==> flow/design.v <==
`timescale 10 ns / 1 ns
module alu(
	input  [32 - 1:0]  A,
	input  [32 - 1:0]  B,
	input  [              2:0]  ALUop,
	output                      Overflow,
	output                      CarryOut,
	output                      Zero,
	output [32 - 1:0]  Result
);
	wire CarryIn = (ALUop[2]==1'b1||ALUop[1:0]==2'b11);								 
	wire [32 :0] A_Extended = {A[32 - 1],A};	 
	wire [32 :0] B_Extended = {B[32 - 1],B};
	wire [32 :0] B_Convert = (ALUop[2]==1'b1||ALUop[1:0]==2'b11)? ~B_Extended : B_Extended; 
	wire [32 + 1:0] C = A_Extended+B_Convert+CarryIn;	 
	wire [32 - 1:0] Less;
	assign Result=({32{ALUop==3'b000}}&(A&B))
				|({32{ALUop==3'b001}}&(A|B))
				|({32{ALUop==3'b100}}&(A^B))
				|({32{ALUop==3'b101}}&~(A|B))
				|({32{ALUop[1:0]==2'b10}}&(C[32 - 1:0]))
				|({32{ALUop[1:0]==2'b11}}&(Less));
	assign Zero=(Result==32'b0);
	assign CarryOut=(ALUop[2]||ALUop[1:0])^C[32+1];
	assign Overflow=C[32]^C[32-1];				 
	assign Less={{(32-1){1'b0}},(ALUop[2]&&C[32])||((~ALUop[2])&&CarryOut)};
endmodule
`timescale 10 ns / 1 ns
module shifter (
	input  [32 - 1:0] A,
	input  [              4:0] B,
	input  [              1:0] Shiftop,
	output [32 - 1:0] Result
);
	localparam Left_logical     = 2'b00;
	localparam Right_logical    = 2'b10;
	localparam Right_arthimetic = 2'b11;
	wire   [2*32-1:0] extended_data = {{32{A[32-1]}},A};
	assign Result = {32{Shiftop==Left_logical}} & (A<<B) |
	                {32{Shiftop==Right_logical}} & (A>>B) |
					{32{Shiftop==Right_arthimetic}} & extended_data[{1'b0,B}+:32];
endmodule
`timescale 10 ns / 1 ns
module reg_file(
	input                       clk,
	input  [5 - 1:0]  waddr,
	input  [5 - 1:0]  raddr1,
	input  [5 - 1:0]  raddr2,
	input                       wen,
	input  [32 - 1:0]  wdata,
	output [32 - 1:0]  rdata1,
	output [32 - 1:0]  rdata2
);
	reg [32-1:0] rf [31:0];
	always @(posedge clk)
	begin
		if(wen==1'b1 && waddr!=5'b0) 
		rf [waddr]<= wdata; 
	end
	assign rdata1=(raddr1==0)?0:rf[raddr1];
	assign rdata2=(raddr2==0)?0:rf[raddr2]; 
endmodule
`timescale 10ns / 1ns
module custom_cpu(
	input         clk,
	input         rst,
	output [31:0] PC,
	output        Inst_Req_Valid,
	input         Inst_Req_Ready,
	input  [31:0] Instruction,
	input         Inst_Valid,
	output        Inst_Ready,
	output [31:0] Address,
	output        MemWrite,
	output [31:0] Write_data,
	output [ 3:0] Write_strb,
	output        MemRead,
	input         Mem_Req_Ready,
	input  [31:0] Read_data,
	input         Read_data_Valid,
	output        Read_data_Ready,
	output [31:0] cpu_perf_cnt_0,
	output [31:0] cpu_perf_cnt_1,
	output [31:0] cpu_perf_cnt_2
);
	wire [31:0] opnumber_1, opnumber_2;
	wire [ 2:0] ALUop;
	wire overflow,carryout,zero;
	wire [31:0] result_1;
	wire [31:0] shift_data;
	wire [ 4:0] shift_amount;
	wire [ 1:0] shiftop;
	wire [31:0] result_2;
	wire [ 4:0] RF_raddr1;
	wire [ 4:0] RF_raddr2;
	wire [31:0] RF_rdata1, RF_rdata2;
	wire	    RF_wen;
	wire [ 4:0] RF_waddr;
	wire [31:0]	RF_wdata;
	alu alu_u0(opnumber_1,opnumber_2,ALUop,overflow,carryout,zero,result_1); 
	shifter shifter_u0(shift_data,shift_amount,shiftop,result_2); 
	reg_file reg_file_u0(clk,RF_waddr,RF_raddr1,RF_raddr2,RF_wen,RF_wdata,RF_rdata1,RF_rdata2); 
	reg  [31:0] IR;  
	reg  [31:0] MDR;  
	reg  [31:0] PC_reg;  
	reg  [31:0] PC_next_reg;  
	reg  [31:0] ALUout;  
	wire [ 6:0] opcode      = IR[ 6: 0];
	wire [ 4:0] rd          = IR[11: 7];
	wire [ 2:0] funct3      = IR[14:12];
	wire [ 4:0] rs1         = IR[19:15];
	wire [ 4:0] rs2         = IR[24:20];
	wire [ 6:0] funct7      = IR[31:25];
	wire [11:0] I_immediate = IR[31:20];
	wire [11:0] S_immediate = {IR[31:25],IR[11:7]};
	wire [12:0] B_immediate = {IR[31],IR[7],IR[30:25],IR[11:8],1'b0};
	wire [31:0] U_immediate = {IR[31:12],12'b0};
	wire [20:0] J_immediate = {IR[31],IR[19:12],IR[20],IR[30:21],1'b0};
	wire R_type            = opcode[5] && opcode[4] && ~opcode[2];
	wire I_type            = ~opcode[5] && opcode[4] && ~opcode[2];
	wire R_calculate       = R_type && ~R_shift && ~multiply;
	wire R_shift           = R_type && (funct3[1:0]==2'b01);
	wire multiply          = R_type && (funct7[0]);
	wire I_calculate       = I_type && ~I_shift;
	wire I_shift           = I_type && (funct3[1:0]==2'b01);
	wire calculate         = R_calculate || I_calculate;
	wire shift             = R_shift || I_shift;
	wire jump              = opcode[6] && opcode[2];
	wire branch            = opcode[6] && ~opcode[2];
	wire load              = ~opcode[5] && ~opcode[4];
	wire store             = ~opcode[6] && opcode[5] && ~opcode[4];
	wire load_imm          = ~opcode[6] && opcode[2];
	wire jal               = jump && opcode[3];
	wire jalr              = jump && ~opcode[3];
	wire [2:0] ALUsrc_state = {(current_state[3:1]==3'b000), current_state[3],current_state[2]||current_state[1]};  
	wire [1:0] ALUsrcA      = {jalr,load_imm};
	wire [2:0] ALUsrcB1     = {branch,jal,jalr};
	wire [3:0] ALUsrcB2     = {load_imm,branch || R_calculate || multiply,load || I_calculate,store};
	localparam INIT      = 9'b000000001,  
			   IF        = 9'b000000010,  
			   IW        = 9'b000000100,  
			   ID        = 9'b000001000,  
			   EX        = 9'b000010000,  
			   STORE     = 9'b000100000,  
			   LOAD      = 9'b001000000,  
			   RDW       = 9'b010000000,  
			   WB        = 9'b100000000;  
	reg [8:0] current_state;
	reg [8:0] next_state;
	always @(posedge clk)begin
		if(rst==1'b1)
			current_state <= INIT;
		else
			current_state <= next_state;
	end
	always @(*)begin
		if(rst==1'b1)
			next_state = INIT;
		else begin
			case(current_state)
			INIT: 
				next_state = IF;  
			IF:   begin
				if(Inst_Req_Ready==1'b1)  
					next_state = IW;
				else
					next_state = IF;
			end
			IW:   begin
				if(Inst_Valid==1'b1)  
					next_state = ID;
				else
					next_state = IW;
			end
			ID:   
				next_state = EX;  
			EX:   begin
				if(branch)
					next_state = IF;
				else if(calculate||shift||jump||load_imm||multiply)
					next_state = WB;
				else if(store)
					next_state = STORE;
				else if(load)
					next_state = LOAD;
				else
					next_state = EX;
			end
			STORE:begin
				if(Mem_Req_Ready==1'b1)  
					next_state = IF;
				else
					next_state = STORE;
			end
			LOAD: begin
				if(Mem_Req_Ready==1'b1)  
					next_state = RDW;
				else
					next_state = LOAD;
			end
			RDW:  begin
				if(Read_data_Valid==1'b1)  
					next_state = WB;
				else
					next_state = RDW;
			end
			WB:
				next_state = IF;
			default:
				next_state = INIT;
			endcase
		end
	end
	always @(posedge clk)begin
		if(current_state==INIT)  
			PC_next_reg <= 32'b0;
		else if(current_state==IF || current_state==IW)  
			PC_next_reg <= ALUout;
	end
	wire [2:0] branch_type = {funct3[2:1]==2'b00,funct3[2:1]==2'b10,funct3[2:1]==2'b11};
	wire branch_condition = branch_type[2] && (funct3[0]^zero) ||
							branch_type[1] && (funct3[0]^result_1[0]) ||
							branch_type[0] && (funct3[0]^carryout);  
	always @(posedge clk)begin
		if(current_state==INIT)
			PC_reg <= 32'b0;
		else if(current_state==ID && ~jump && ~branch && ~load_imm)
			PC_reg <= PC_next_reg;
		else if(current_state==EX)begin
			if(branch && branch_condition)
				PC_reg <= ALUout;
			else if(branch && ~branch_condition)
				PC_reg <= PC_next_reg;
			else if(jump)
				PC_reg <= ALUout;
			else if(load_imm)
				PC_reg <= PC_next_reg;
		end
	end
	always @(posedge clk)begin
		if(current_state[2] && Inst_Valid)
			IR <= Instruction;
	end
	always @(posedge clk)begin
		if(current_state[7] && Read_data_Valid)
			MDR <= Read_data;
	end
	always @(posedge clk)begin
		ALUout <= result_1;
	end
	assign PC = PC_reg;
	assign RF_raddr1       = rs1;
	assign RF_raddr2       = rs2;
	wire   write_condition = calculate||shift||load||load_imm||jump||multiply;
	assign RF_wen          = (current_state == WB)&&(write_condition);
	assign RF_waddr        = rd;
	wire [31:0] calculate_wdata = {32{calculate}} & ALUout;
	wire [31:0] shift_wdata     = {32{shift}} & result_2;
	wire [63:0] full_multiply_result = RF_rdata1*RF_rdata2;
	wire [31:0] multiply_wdata  = {32{multiply}} & full_multiply_result[31:0];
	wire [31:0] jump_wdata      = {32{jump}} & PC_next_reg;
	wire [31:0] load_imm_wdata  = {32{load_imm}} & (opcode[5]? U_immediate:ALUout);
	wire [31:0] load_wdata; 
	wire [ 7:0] target_byte     = MDR[{ALUout[1:0],3'b0}+:8];
	wire [15:0] target_halfword = MDR[{ALUout[1:0],3'b0}+:16];
	wire [31:0] zeroextended_target_byte = {{24{1'b0}},target_byte};
	wire [31:0] zeroextended_target_halfword = {{16{1'b0}},target_halfword};
	wire [31:0] signextended_target_byte = {{24{target_byte[7]}},target_byte};
	wire [31:0] signextended_target_halfword = {{16{target_halfword[15]}},target_halfword};
	assign load_wdata           = {32{load}} &
								  {{32{(funct3==3'b000)}} & signextended_target_byte |
	                               {32{(funct3==3'b001)}} & signextended_target_halfword |
								   {32{(funct3==3'b010)}} & MDR |
								   {32{(funct3==3'b100)}} & zeroextended_target_byte |
								   {32{(funct3==3'b101)}} & zeroextended_target_halfword};
	assign RF_wdata             = load_wdata | calculate_wdata | shift_wdata | multiply_wdata |jump_wdata | load_imm_wdata;
	assign opnumber_1               = {32{ALUsrc_state[0]}} & PC_reg |
									  {32{ALUsrc_state[1]}} & (ALUsrcA[1]? RF_rdata1:PC_reg) |
									  {32{ALUsrc_state[2]}} & (ALUsrcA[0]? PC_reg:RF_rdata1);
	wire [31:0] signextended_Iimm   = {{20{I_immediate[11]}},I_immediate};
	wire [31:0] signextended_Jimm   = {{11{J_immediate[20]}},J_immediate};
	wire [31:0] signextended_Bimm   = {{19{B_immediate[12]}},B_immediate};
	wire [31:0] signextended_Simm   = {{20{S_immediate[11]}},S_immediate};
	assign opnumber_2               = {32{ALUsrc_state[0]}} & 32'b100 |
									  {32{ALUsrc_state[1]}} & {
										{32{ALUsrcB1[0]}} & signextended_Iimm |
										{32{ALUsrcB1[1]}} & signextended_Jimm |
										{32{ALUsrcB1[2]}} & signextended_Bimm } |
									  {32{ALUsrc_state[2]}} & {
										{32{ALUsrcB2[0]}} & signextended_Simm |
										{32{ALUsrcB2[1]}} & signextended_Iimm |
										{32{ALUsrcB2[2]}} & RF_rdata2 |
										{32{ALUsrcB2[3]}} & U_immediate};
	wire ADD_type              = (funct3==3'b000);
	wire AND_type              = funct3[2];
	wire SLT_type              = (funct3[2:1]==2'b01);
	wire [2:0] AND_op          = {~funct3[1],1'b0,funct3[1:0]==2'b10};
	wire [2:0] SLT_op          = {~funct3[0],2'b11};
	wire [2:0] ALUop_Rcal      = {3{R_calculate}} &
							     {{3{ADD_type}} & {funct7[5],2'b10} |
	                              {3{AND_type}} & AND_op |
							      {3{SLT_type}} & SLT_op};
	wire [2:0] ALUop_Ical      = {3{I_calculate}} &
								 {{3{ADD_type}} & {3'b010} |
								  {3{AND_type}} & AND_op |
								  {3{SLT_type}} & SLT_op};
	wire [2:0] ALUop_branch    = {3{branch}} &
								 {{3{~funct3[2]}} & 3'b110 |
								  {3{funct3[2:1]==2'b10}} & 3'b111 |
								  {3{funct3[1]}} & 3'b011};
	assign ALUop               = {3{ALUsrc_state[0] || ALUsrc_state[1]}} & {3'b010} |
								 {3{ALUsrc_state[2]}} & {
									{3{jump||load||store||load_imm}} & {3'b010} |
									ALUop_branch | ALUop_Rcal | ALUop_Ical
								 };
	assign shift_data   = shift? RF_rdata1 : RF_rdata2;
	assign shift_amount = {5{R_shift}} & RF_rdata2[4:0] |
						  {5{I_shift}} & I_immediate[4:0] |
						  {5{store}} & {ALUout[1:0],3'b000};
	assign shiftop      = {2{shift}} & {funct3[2],funct7[5]} |
						  {2{store}} & {2'b00};
	assign Inst_Req_Valid = current_state[1];
	assign Inst_Ready     = current_state[0] | current_state[2];
	assign Read_data_Ready= current_state[0] | current_state[7];
	assign MemRead        = current_state[6];
	assign MemWrite       = current_state[5];
	assign Address        = {32{current_state[1]}} & PC_reg |
						    {32{current_state[5] || current_state[6]}} & {ALUout[31:2],{2'b0}};
	assign Write_data     = result_2;
	wire [3:0] sb_strb    = {4{funct3[1:0]==2'b00}} & {ALUout[1:0]==2'b11,ALUout[1:0]==2'b10,ALUout[1:0]==2'b01,ALUout[1:0]==2'b00};
	wire [3:0] sh_strb    = {4{funct3[0]}} & {{2{ALUout[1]}},{2{~ALUout[1]}}};
	wire [3:0] sw_strb    = {4{funct3[1]}} & {4'b1111};
	assign Write_strb     = {4{store}} & (sb_strb | sh_strb | sw_strb);
	reg [31:0] cycle_cnt;
	always @(posedge clk)begin
		if(rst==1'b1)
			cycle_cnt <= 32'b0;
		else
			cycle_cnt <= cycle_cnt+32'b1;
	end
	assign cpu_perf_cnt_0 = cycle_cnt;
	reg [31:0] mem_cycle_cnt;
	always @(posedge clk)begin
		if(rst==1'b1)
			mem_cycle_cnt <= 32'b0;
		else if((current_state[6] || current_state[5]) && Mem_Req_Ready)  
			mem_cycle_cnt <= mem_cycle_cnt+32'b1;
	end
	assign cpu_perf_cnt_1 = mem_cycle_cnt;
	reg [31:0] inst_cycle_cnt;
	always @(posedge clk)begin
		if(rst==1'b1)
			inst_cycle_cnt <= 32'b0;
		else if(current_state[1] && Inst_Req_Ready)  
			inst_cycle_cnt <= inst_cycle_cnt+32'b1;
	end
	assign cpu_perf_cnt_2 = inst_cycle_cnt;
endmodule
# [Reports on custom_cpu]
# What the tools print for custom_cpu, step after step.
# Line numbers count from 1 in the design file above.
# Cell names lack the library's common part.
# A cell with n/a has no value.
[inputs] design="custom_cpu" clk_port="clk" cell_library="sky130hd" pvt_corner="tt_025C_1v80"

# [Word-level counts]
# Yosys after proc, flatten, opt, wreduce and memory -nomap, before mapping. Print and check cells are not counted.
# Memory sizes are those after Yosys's memory passes, which may raise the word count (mostly to a power of two), join words into wider ones and drop unused or constant bits.
[op_classes] n_addsub=5 mul=1 eq_ne=28 shift=5 mux=28 logic=116 reduce_logical=74
[ops] cell="bitwise AND 32 bit" count=32
[ops] cell="multiplier 32 x 32 -> 32 bit" count=1
[ops] cell="OR 32 bit" count=26
[ops] cell="two-way mux 32 bit" count=13
[ops] cell="adder 32 x 1 -> 32 bit with constant B" count=3
[ops] cell="parallel mux 9 bit (select 8 bit)" count=1
[ops] cell="variable part select 64 x 6 -> 32 bit" count=1
[ops] cell="logical AND 1 bit" count=34
[ops] cell="adder 33 x 33 -> 34 bit" count=1
[ops] cell="adder 34 x 1 -> 34 bit" count=1
[ops] cell="NOT 33 bit" count=1
[ops] cell="two-way mux 33 bit" count=1
[ops] cell="OR 3 x 32 -> 32 bit" count=1
[ops] cell="bitwise AND 32 x 1 -> 32 bit" count=1
[ops] cell="bitwise AND 32 x 16 -> 32 bit" count=1
[ops] cell="bitwise XOR 32 bit" count=1
[ops] cell="left shift 32 x 5 -> 32 bit" count=1
[ops] cell=">> shifter 32 x 5 -> 32 bit" count=1
[ops] cell="variable part select 32 x 6 -> 16 bit" count=1
[ops] cell="variable part select 32 x 6 -> 8 bit" count=1
[ops] cell="bitwise AND 32 x 8 -> 32 bit" count=1
[ops] cell="NOT 32 bit" count=1
[ops] cell="zero test 32 bit" count=1
[ops] cell="two-way mux 9 bit" count=3
[ops] cell="logical OR 1 bit" count=24
[ops] cell="bitwise AND 3 bit" count=7
[ops] cell="== test 2 bit with constant B" count=9
[ops] cell="OR 3 bit" count=6
# Other operator kinds: 38; their cells: 82.
[bits] register_bits=265 ramBits=1024 clocked_rd_ports_x_width=64 n_memories=1 in_bits=70 output_inout_bits=201 wordCells=267
[mem_list] memory="reg_file_u0.rf" words=32 width=32 read_ports=2 write_ports=1 line=54 rtl="reg [32-1:0] rf [31:0];"

# [Depth]
# Longest topological path by Yosys (ltp), each cell counted once; first at word level (registers and memories cut), then after technology mapping (sequential cells cut; the memories' decode and read muxes count).
[depth] depth_word=33 ABC_AREA=1 depth_mapped=50 mapped_depth_nobuf=44

# [Synthesis result]
# The flow's flattened synthesis, as Yosys stat reports it; memories are mapped. The netlist is that of the ABC_AREA named above (0 if unset); the other value can give another one.
# Totals and module areas in this step are rounded.
[synth_totals] cells=10135 area_um2=87290 seqArea_um2=36840 flip_flops=1297 buf_cells=685
[by_type] cell="edfxtp_1" count=1086
[by_type] cell="fa_1" count=409
[by_type] cell="o21ai_0" count=1398
[by_type] cell="nor2_1" count=1599
[by_type] cell="nand2_1" count=1207
[by_type] cell="dfxtp_1" count=211
[by_type] cell="inv_1" count=1014
[by_type] cell="o221ai_1" count=391
[by_type] cell="nand3_1" count=574
[by_type] cell="ha_1" count=221
[by_type] cell="a21oi_1" count=392
[by_type] cell="clkbuf_1" count=359
[by_type] cell="o22ai_1" count=160
[by_type] cell="buf_2" count=177
[by_type] cell="xor2_1" count=71
[by_type] cell="buf_4" count=71
[by_type] cell="o211ai_1" count=68
[by_type] cell="o21ai_1" count=78
# Other cell types: 63; their cells: 649.

# [Path before layout]
# Path of least setup slack by OpenSTA after synthesis, without wires, with an ideal clock, recovery checks aside; 20% of the period is set as input and as output delay. Where synthesis merged equal registers, the netlist keeps one of their names.
[synth_path] kind="register to register" start="register (no name shown)" end="memory reg_file_u0.rf[0][30]" clock_period_ps=11000 setup_ps=449 launch_ps=0 arrival_ps=8627 required_time_ps=10551 slack_ps=1924 path_delay_ps=9076 driving_pins=41 path_buffers=8 synth_period_reached_ps=9076
# "path_delay_ps" is the arrival time less input delay plus setup time.
# "driving_pins": output pins that drive a net of the path, with the launching flip-flop's if there is one; two outputs of one cell count as two.
# "synth_period_reached_ps" = period - worst setup slack (recovery checks aside). The figure is calculated, with input and output delays left at 20% of the set period.
[synth_via] path_cell_list="dfxtp_1 -> buf_6 -> inv_4 -> buf_6 -> buf_6 -> buf_6 -> buf_4 -> buf_2 -> o21ai_0 -> o22ai_1 -> o211ai_1 -> nand3_1 -> nand3_1 -> clkbuf_1 -> buf_1 -> nor2_1 -> fa_1 -> fa_1 -> (+5 left out) -> inv_1 -> fa_1 -> inv_1 -> fa_1 -> fa_1 -> ha_1 -> a21oi_1 -> o21ai_0 -> a21oi_1 -> o21ai_0 -> a21boi_0 -> o21a_1 -> or2_2 -> nand2_1 -> a21o_1 -> or2_2 -> nand3_1 -> nand3_1"
[synth_lines] element="to (decl)" line=54 rtl="reg [32-1:0] rf [31:0];"
# Chain of elaborated cells between the ends: none given.

# [Path in the finished layout]
# From the final timing report of flow run A: the path of least setup slack in the routed layout; clock arrival at registers is part of the times.
# The path's times are printed in steps of 10 ps; the period is the one set.
[layout_path] kind="register to register" start="register (no name shown)" end="memory reg_file_u0.rf[7][30]" clock_period_ps=13100 setup_ps=230 launch_ps=830 arrival_ps=12530 required_time_ps=13710 slack_ps=1170 driving_pins=39 path_buffers=3
[layout_via] path_cell_list="dfxtp_4 -> buf_12 -> o21ai_0 -> o221ai_1 -> o211ai_1 -> nand3_1 -> nand3_1 -> inv_1 -> buf_12 -> nand2_1 -> fa_1 -> inv_1 -> ha_1 -> ha_1 -> fa_1 -> ha_1 -> ha_1 -> inv_1 -> (+3 left out) -> ha_1 -> nand2_1 -> o21ai_0 -> a21oi_1 -> inv_1 -> a21oi_1 -> inv_1 -> a21oi_1 -> o21ai_0 -> a21boi_0 -> o21a_1 -> or2_2 -> nand2_1 -> a21o_1 -> or2_2 -> nand3_1 -> nand3_1 -> buf_4"
[layout_lines] element="to (decl)" line=54 rtl="reg [32-1:0] rf [31:0];"
# Chain of elaborated cells between the ends: none given.
# Nets of the timed path that keep an RTL name, with a line that drives or declares them; the list need not be complete.
[layout_named_nets] net="RF_wdata[30]" line=276 rtl="assign RF_wdata = load_wdata | calculate_wdata | shift_wdata | multiply_wdata |jump_wdata | load_imm_wdata;"

# Measured results for custom_cpu: 2 stored runs of the Yosys and OpenROAD flow on sky130hd. The settings differ; the order carries no meaning. The constraints put input and output delay at 20% of the set period each and load the outputs with 0.01 pF.
# "period_reached_ps" = clock period - worst setup slack. The figure is calculated, with input and output delays left at 20% of the set period.
# "worst_setup_path_time_ps" = time allowed to the worst setup path (clock period - input delay - output delay, where it has them) - its slack; a late launch clock adds to it, a late capture clock takes from it.
# "power.total_uw" is the tool's figure for a default switching activity; nothing was simulated.
# "worst_setup_path_time_ps" is known to 10 ps.
# Measured values are rounded.
run="flow run A" settings ABC_AREA=1 CELL_PAD_IN_SITES_DETAIL_PLACEMENT=1 CELL_PAD_IN_SITES_GLOBAL_PLACEMENT=3 CORE_ASPECT_RATIO=0.52 CORE_UTILIZATION=22 MAX_ROUTING_LAYER="met4" MIN_ROUTING_LAYER="met1" SLEW_MARGIN=30 period_ns=13.1 CAP_MARGIN=20 CORE_MARGIN=2
run="flow run A" results yosys.chip_area_um2=87290 dieArea_um2=402100 layout_stdcell_area_um2=101900 post_route_util_frac=0.258 ws_setup_ps=1174 final_hold_ws_ps=449 power.total_uw=18060 period_reached_ps=11926 worst_setup_path_time_ps=11930 critical_path_type="register to register"
run="flow run B" settings CORE_UTILIZATION=40 SETUP_SLACK_MARGIN=2.89 period_ns=10.6 CAP_MARGIN=20 CORE_MARGIN=2 SLEW_MARGIN=20
run="flow run B" results yosys.chip_area_um2=85180 dieArea_um2=216700 layout_stdcell_area_um2=103100 post_route_util_frac=0.487 ws_setup_ps=787 final_hold_ws_ps=481 power.total_uw=38840 period_reached_ps=9813 worst_setup_path_time_ps=9810 critical_path_type="register to register"
